==> flow/design.v <==
module fifo #(
    parameter DEPTH = 32,          
    parameter DATA_WIDTH = 8,      
    parameter PTR_SIZE = 5
) (
    input  wire                   clk,
    input  wire                   rst,
    input  wire                   wr_en,
    input  wire                   re_en,
    input  wire [DATA_WIDTH-1:0]  data_in,
    output wire [DATA_WIDTH-1:0]  data_out,
    output wire                   empty,
    output wire                   full
);
    reg [DATA_WIDTH-1:0] memory [0:DEPTH-1];
    reg [PTR_SIZE-1:0] wr_ptr;
    reg [PTR_SIZE-1:0] rd_ptr;
    reg empty_reg;
    reg full_reg;
    integer i;
    wire wr_fire = wr_en && !full_reg;
    wire rd_fire = re_en && !empty_reg;
    wire [PTR_SIZE-1:0] used = wr_ptr - rd_ptr;
    always @ (posedge clk or posedge rst) begin
        if (rst)
            wr_ptr <= 0;
        else if (wr_fire)
            wr_ptr <= wr_ptr + 1;
    end
    always @ (posedge clk or posedge rst) begin
        if (rst)
            empty_reg <= 1;
        else if (wr_fire && !rd_fire)
            empty_reg <= 0;
        else if (rd_fire && !wr_fire && (used == 1))
            empty_reg <= 1;
    end
    always @ (posedge clk or posedge rst) begin
        if (rst)
            full_reg <= 0;
        else if (wr_fire && !rd_fire && (used == DEPTH - 1))
            full_reg <= 1;
        else if (rd_fire && !wr_fire)
            full_reg <= 0;
    end
    always @ (posedge clk or posedge rst) begin
        if (rst)
            rd_ptr <= 0;
        else if (rd_fire)
            rd_ptr <= rd_ptr + 1;
    end
    always @ (posedge clk or posedge rst) begin
        if (rst) begin
            for (i = 0; i < DEPTH; i = i + 1)
                memory[i] <= {DATA_WIDTH{1'b0}};
        end else if (wr_fire)
            memory[wr_ptr[$clog2(DEPTH)-1:0]] <= data_in;
    end
    assign data_out = (empty_reg) ? {DATA_WIDTH{1'bx}} : memory[rd_ptr[$clog2(DEPTH)-1:0]];
    assign empty = empty_reg;
    assign full  = full_reg;
endmodule
module multiplier #(
    parameter DATA_WIDTH    = 8,                   
    parameter PRODUCT_WIDTH = DATA_WIDTH * 2
) (
    input  wire [DATA_WIDTH-1:0] in1,         
    input  wire [DATA_WIDTH-1:0] in2,          
    output wire [PRODUCT_WIDTH-1:0] product 
);
    assign product = in1 * in2;
endmodule
module adder #(
    parameter DATA_WIDTH = 8,              
    parameter SUM_WIDTH  = DATA_WIDTH + 1   
)(
    input  wire [DATA_WIDTH-1:0] in1,        
    input  wire [DATA_WIDTH-1:0] in2,        
    output wire [SUM_WIDTH-1:0] sum          
);
    assign sum = in1 + in2;
endmodule
module component (
    input  wire         clk,
    input  wire         rst,
    input  wire [31:0]  fifo1_data_in,
    input  wire [31:0]  fifo2_data_in,
    input  wire [31:0]  fifo3_data_in,
    input  wire         fifo1_write_en,
    input  wire         fifo2_write_en,
    input  wire         fifo3_write_en,
    input  wire         fifo1_read_en,
    input  wire         fifo2_read_en,
    input  wire         fifo3_read_en,
    output wire [31:0]  result_out,
    output wire         fifo1_empty,
    output wire         fifo2_empty,
    output wire         fifo3_empty,
    output wire         fifo1_full,
    output wire         fifo2_full,
    output wire         fifo3_full
);
    wire [31:0] fifo1_data_out;
    wire [31:0] fifo2_data_out;
    wire [31:0] fifo3_data_out;
    wire [31:0] mult_result;
    fifo #(
        .DEPTH(16),
        .DATA_WIDTH(32),
        .PTR_SIZE(5)
    ) fifo1_inst (
        .clk(clk),
        .rst(rst),
        .wr_en(fifo1_write_en),
        .re_en(fifo1_read_en),
        .data_in(fifo1_data_in),
        .data_out(fifo1_data_out),
        .empty(fifo1_empty),
        .full(fifo1_full)
    );
    fifo #(
        .DEPTH(16),
        .DATA_WIDTH(32),
        .PTR_SIZE(5)
    ) fifo2_inst (
        .clk(clk),
        .rst(rst),
        .wr_en(fifo2_write_en),
        .re_en(fifo2_read_en),
        .data_in(fifo2_data_in),
        .data_out(fifo2_data_out),
        .empty(fifo2_empty),
        .full(fifo2_full)
    );
    fifo #(
        .DEPTH(16),
        .DATA_WIDTH(32),
        .PTR_SIZE(5)
    ) fifo3_inst (
        .clk(clk),
        .rst(rst),
        .wr_en(fifo3_write_en),
        .re_en(fifo3_read_en),
        .data_in(fifo3_data_in),
        .data_out(fifo3_data_out),
        .empty(fifo3_empty),
        .full(fifo3_full)
    );
    multiplier #(
        .DATA_WIDTH(32),
        .PRODUCT_WIDTH(32)
    ) mult_inst (
        .in1(fifo1_data_out),
        .in2(fifo2_data_out),
        .product(mult_result)
    );
    adder #(
        .DATA_WIDTH(32),
        .SUM_WIDTH(32)
    ) adder_inst (
        .in1(mult_result),
        .in2(fifo3_data_out),
        .sum(result_out)
    );
endmodule
# Step by step through the tools: component
# Tool output for the design above before and after an edit, in the order of the flow.
# "before" refers to lines of the RTL above, "after" to lines of the edited file.
# "diff" is "after" less "before", of the values as shown; "change_rel_pct" is that difference over "before", in percent.
# Operators: Yosys type, input widths -> output width; for muxes data width and select width s.
# Cell names lack the library's common part.
# A cell with - has no value.
# design
top,component
clock,clk
lib,sky130hd
corner,tt_025C_1v80

# Diff
# Unified diff, file above to edited file.
# This change comes from a script, not from a designer. The edited design behaves differently; no optimisation was intended.
# begin of diff
@@ -69,5 +69,5 @@
     output wire [PRODUCT_WIDTH-1:0] product 
 );
-    assign product = in1 * in2;
+    assign product = in1 & in2;
 endmodule
 module adder #(
# end of diff

# After elaboration
# Yosys after proc, flatten, opt, wreduce and memory -nomap, before mapping. Print and check cells are not counted. Equal cells are merged and count once.
# word_totals
element,before,after,diff,change_rel_pct
in_bits,104,104,0,0.00
word_cells,275,275,0,0.00
reg_bits,1572,1572,0,0.00
out_inout_bits,38,38,0,0.00
# op_classes
element,before,after,diff,change_rel_pct
n_mux,18,18,0,0.00
mul,1,0,-1,-100.00
add_sub_neg,10,10,0,0.00
n_eq,96,96,0,0.00
reduce_and_logical,90,90,0,0.00
logic,0,1,1,-
# op_table
cell,before,after,diff,change_rel_pct
$mul 32x32->32,1,0,-1,-100.00
$and 32x32->32,0,1,1,-
$eq 4x4->1 const B,48,48,0,0.00
$reduce_and 2->1,48,48,0,0.00
$eq 4x3->1 const B,24,24,0,0.00
$logic_and 1x1->1,18,18,0,0.00
$eq 4x2->1 const B,12,12,0,0.00
$logic_not 1->1,12,12,0,0.00
$mux 1,12,12,0,0.00
$add 5x1->5 const B,6,6,0,0.00
$eq 4x1->1 const B,6,6,0,0.00
$logic_not 4->1,6,6,0,0.00
$reduce_bool 2->1,6,6,0,0.00
$eq 5x1->1 const B,3,3,0,0.00
$eq 5x4->1 const B,3,3,0,0.00
$mux 32,3,3,0,0.00
$pmux 32 s16,3,3,0,0.00
$sub 5x5->5,3,3,0,0.00
$add 32x32->32,1,1,0,0.00

# Logic depth
# Depth = most cells in a row (Yosys ltp): at word level without a register or memory, in the mapped netlist without a sequential cell, where the memories' decode and read muxes count.
# depth
element,before,after,diff,change_rel_pct
ltp_word,7,7,0,0.00
ABC_AREA,0,0,-,-
ltp_mapped,40,20,-20,-50.00
depth_no_buf,35,18,-17,-48.57

# After synthesis
# The flow's flattened synthesis, as Yosys stat reports it; memories are mapped. The netlist is that of the ABC_AREA named above (0 if unset); the other value can give another one.
# synth_totals
element,before,after,diff,change_rel_pct
seqArea_um2,39341.5,39341.5,0.0,0.00
stdcells,7105,5410,-1695,-23.86
area_um2,86758.2,71232.1,-15526.1,-17.90
buffers,536,458,-78,-14.55
ff_cells,1572,1572,0,0.00
# types
cell_type,before,after,diff,change_rel_pct
inv_1,536,32,-504,-94.03
fa_1,441,4,-437,-99.09
nor2_1,365,132,-233,-63.84
nand2b_1,107,8,-99,-92.52
ha_1,160,67,-93,-58.12
nand2_1,290,203,-87,-30.00
clkbuf_1,342,264,-78,-22.81
buf_2,92,148,56,60.87
a22oi_1,213,258,45,21.13
xnor2_1,93,51,-42,-45.16
or2_2,35,0,-35,-100.00
buf_1,72,41,-31,-43.06
nor2b_1,47,17,-30,-63.83
a21oi_1,106,132,26,24.53
nor3_1,18,43,25,138.89
a22o_1,81,62,-19,-23.46
buf_4,21,3,-18,-85.71
o2bb2ai_1,20,2,-18,-90.00
# The list need not be complete.
# By module: a second synthesis without flattening, with its own total; a netlist apart from the flattened one above.
# unflattened
element,before,after,diff,change_rel_pct
hier_cells,7499,5827,-1672,-22.30
hier_area_um2,89392.0,73874.6,-15517.4,-17.36
# Rows give one instance, submodules left out.
# modules_before
mod,cells,instances,mod_seq_area_um2,area_um2
fifo,1853,3,13113.8,23983.0
multiplier,1704,1,0.0,15717.6
adder,236,1,0.0,1725.4
component,0,1,0.0,0.0
# modules_after
mod,cells,instances,mod_seq_area_um2,area_um2
fifo,1853,3,13113.8,23983.0
adder,236,1,0.0,1725.4
multiplier,32,1,0.0,200.2
component,0,1,0.0,0.0

# Worst setup path after synthesis
# Source: OpenSTA report_checks on the synthesized netlist (no wires, ideal clock, input and output delay 20% of the period each), path of least setup slack; recovery checks are left aside. Register names are those of the netlist, which keeps one name where synthesis merged equal registers.
# synth_path
element,before,after,diff,change_rel_pct
kind,flip-flop to output port,flip-flop to output port,-,-
startpoint,register fifo2_inst.rd_ptr[0],register fifo3_inst.rd_ptr[1],-,-
endpoint,output result_out[29],output result_out[30],-,-
launch_ps,0,0,0,-
driving_pins,37,19,-18,-48.65
t_required_ps,10400,10400,0,0.00
clock_period_ps,13000,13000,0,0.00
out_delay_ps,2600,2600,0,0.00
t_arrival_ps,8887,4152,-4735,-53.28
path_slack_ps,1513,6248,4735,-
delay_ps,8887,4152,-4735,-53.28
n_path_buf,5,2,-3,-60.00
synth_period_reached_ps,11487,6752,-4735,-41.22
# "delay_ps" is the arrival time less input delay plus setup time.
# At an output port there is no setup time.
# "driving_pins" counts driving pins, that of a launching flip-flop among them; a cell with two outputs on the path counts twice.
# "synth_period_reached_ps" = period - worst setup slack (recovery checks aside). The figure is calculated, with input and output delays left at 20% of the set period.
# The rows between start and end are the longest chain of elaborated cells between them; the timing report does not say that the signal goes this way. Where chains are equally long, one stands for them.
# A line is the first line of the expression or statement that the cell stems from. Yosys adds cells for indexed reads and writes and turns some case tables into memories.
# synth_via_before
cell_sequence,dfrtp_1 -> inv_1 -> ha_1 -> buf_2 -> buf_2 -> buf_2 -> buf_1 -> a222oi_1 -> a211o_1 -> a21oi_1 -> clkbuf_1 -> nand2_1 -> fa_1 -> inv_1 -> fa_1 -> fa_1 -> inv_1 -> fa_1 -> inv_1 -> fa_1 -> inv_1 -> fa_1 -> inv_1 -> fa_1 -> inv_1 -> fa_1 -> inv_1 -> ha_1 -> a21oi_1 -> a21boi_0 -> o31ai_1 -> a311oi_1 -> nor3_1 -> o311a_1 -> o21a_1 -> nor2_1 -> xnor2_1
elab_chain_len,5
cone_cells,20
cone_lines,3
cone_classes,add/sub (1); mul (1); eq/ne (15); mux (2); reduce/logical (1)
# synth_lines_before
element,line,source
start: declaration,17,reg [PTR_SIZE-1:0] rd_ptr;
start: assignment,48,rd_ptr <= 0;
start: assignment,50,rd_ptr <= rd_ptr + 1;
$eq 4x4->1,59,assign data_out = (empty_reg) ? {DATA_WIDTH{1'bx}} : memory[rd_ptr[$clog2(DEPTH)-1:0]];
$pmux 32 s16,59,
$mux 32,59,
$mul 32x32->32,71,
$add 32x32->32,81,assign sum = in1 + in2;
end: declaration,95,"output wire [31:0]  result_out,"
# synth_via_after
cell_sequence,dfrtp_1 -> inv_1 -> ha_1 -> buf_2 -> inv_1 -> nor3_1 -> clkbuf_1 -> a221oi_1 -> a41oi_1 -> ha_1 -> inv_1 -> fa_1 -> and2b_1 -> o2111ai_2 -> a21boi_2 -> a211oi_1 -> o31a_1 -> o31ai_2 -> xor2_1
elab_chain_len,4
cone_cells,19
cone_lines,2
cone_classes,add/sub (1); eq/ne (15); mux (2); reduce/logical (1)
# synth_lines_after
element,line,source
start: declaration,17,reg [PTR_SIZE-1:0] rd_ptr;
start: assignment,48,rd_ptr <= 0;
start: assignment,50,rd_ptr <= rd_ptr + 1;
$eq 4x4->1,59,assign data_out = (empty_reg) ? {DATA_WIDTH{1'bx}} : memory[rd_ptr[$clog2(DEPTH)-1:0]];
$pmux 32 s16,59,
$mux 32,59,
$add 32x32->32,81,assign sum = in1 + in2;
end: declaration,95,"output wire [31:0]  result_out,"

# Timing after layout
# From the final timing report of each run of set A: the path of least setup slack in the routed layout; clock arrival at registers is part of the times.
# The path's times are printed in steps of 10 ps; the period is the one set.
# layout_path
element,before,after,diff,change_rel_pct
kind,flip-flop to output port,flip-flop to output port,-,-
startpoint,register fifo1_inst.rd_ptr[2],register fifo1_inst.rd_ptr[3],-,-
endpoint,output result_out[28],output result_out[21],-,-
t_arrival_ps,10050,7950,-2100,-20.90
out_delay_ps,2600,2600,0,0.00
driving_pins,34,19,-15,-44.12
t_required_ps,10400,10400,0,0.00
n_path_buf,6,4,-2,-33.33
launch_ps,820,810,-10,-1.22
path_slack_ps,350,2450,2100,-
clock_period_ps,13000,13000,0,0.00
# The rows between start and end are the longest chain of elaborated cells between them; the timing report does not say that the signal goes this way. Where chains are equally long, one stands for them.
# layout_via_before
cell_sequence,dfrtp_4 -> buf_12 -> buf_12 -> nand3b_1 -> a21boi_0 -> nor4_2 -> a21oi_2 -> buf_4 -> nand2_1 -> fa_1 -> inv_1 -> fa_1 -> fa_1 -> inv_1 -> fa_1 -> inv_1 -> ha_1 -> ha_1 -> fa_1 -> inv_1 -> fa_1 -> inv_1 -> ha_1 -> nor3_1 -> o21ai_0 -> a31oi_2 -> a21oi_1 -> buf_4 -> o21ai_2 -> a31oi_1 -> buf_4 -> or4_1 -> nand3_4 -> clkdlybuf4s50_1
elab_chain_len,5
cone_cells,20
cone_lines,3
cone_classes,add/sub (1); mul (1); eq/ne (15); mux (2); reduce/logical (1)
# layout_lines_before
element,line,source
start: declaration,17,reg [PTR_SIZE-1:0] rd_ptr;
start: assignment,48,rd_ptr <= 0;
start: assignment,50,rd_ptr <= rd_ptr + 1;
$eq 4x4->1,59,assign data_out = (empty_reg) ? {DATA_WIDTH{1'bx}} : memory[rd_ptr[$clog2(DEPTH)-1:0]];
$pmux 32 s16,59,
$mux 32,59,
$mul 32x32->32,71,
$add 32x32->32,81,assign sum = in1 + in2;
end: declaration,95,"output wire [31:0]  result_out,"
# layout_via_after
cell_sequence,dfrtp_2 -> buf_4 -> nor2b_1 -> and2_1 -> buf_4 -> a22oi_1 -> o2111ai_1 -> a2111oi_0 -> buf_4 -> nor3_1 -> ha_1 -> o21ai_0 -> or3_1 -> a31oi_2 -> o211ai_2 -> o21ai_0 -> a21oi_1 -> xnor2_1 -> clkdlybuf4s50_1
elab_chain_len,5
cone_cells,20
cone_lines,3
cone_classes,add/sub (1); eq/ne (15); mux (2); logic (1); reduce/logical (1)
# layout_lines_after
element,line,source
start: declaration,17,reg [PTR_SIZE-1:0] rd_ptr;
start: assignment,48,rd_ptr <= 0;
start: assignment,50,rd_ptr <= rd_ptr + 1;
$eq 4x4->1,59,assign data_out = (empty_reg) ? {DATA_WIDTH{1'bx}} : memory[rd_ptr[$clog2(DEPTH)-1:0]];
$pmux 32 s16,59,
$mux 32,59,
$and 32x32->32,71,
$add 32x32->32,81,assign sum = in1 + in2;
end: declaration,95,"output wire [31:0]  result_out,"

# Layout results
# Both versions went through the flow (Yosys, OpenROAD) with the same settings in each pair. Constraints: input delay and output delay 20% of the set period each, output load 0.01 pF.
# flow_settings_set_A
CORE_UTILIZATION,45
PLACE_DENSITY,0.6
period_ns,13.0
CAP_MARGIN,20
CORE_MARGIN,2
SLEW_MARGIN,20
# measured_set_A
element,before,after,diff,change_rel_pct
setup_worst_slack_ps,347,2449,2102,-
post_route_stdcell_area_um2,98822.3,80657.4,-18164.9,-18.38
die_footprint_um2,196324.0,161491.0,-34833.0,-17.74
post_route_util_pct,51.5,51.1,-0.4,-
post_synth_area_um2,86758.2,71232.1,-15526.1,-17.90
# flow_settings_set_B
CELL_PAD_IN_SITES_DETAIL_PLACEMENT,1
CORE_MARGIN,4
CORE_UTILIZATION,21
GPL_ROUTABILITY_DRIVEN,1
MAX_ROUTING_LAYER,met4
MIN_ROUTING_LAYER,met2
SETUP_SLACK_MARGIN,0.88
SLEW_MARGIN,30
period_ns,17.8
CAP_MARGIN,20
# measured_set_B
element,before,after,diff,change_rel_pct
setup_worst_slack_ps,1330,5527,4197,-
post_route_stdcell_area_um2,100814.0,84437.2,-16376.8,-16.24
die_footprint_um2,423482.0,348584.0,-74898.0,-17.69
post_route_util_pct,24.6,25.0,0.4,-
post_synth_area_um2,86758.2,71232.1,-15526.1,-17.90
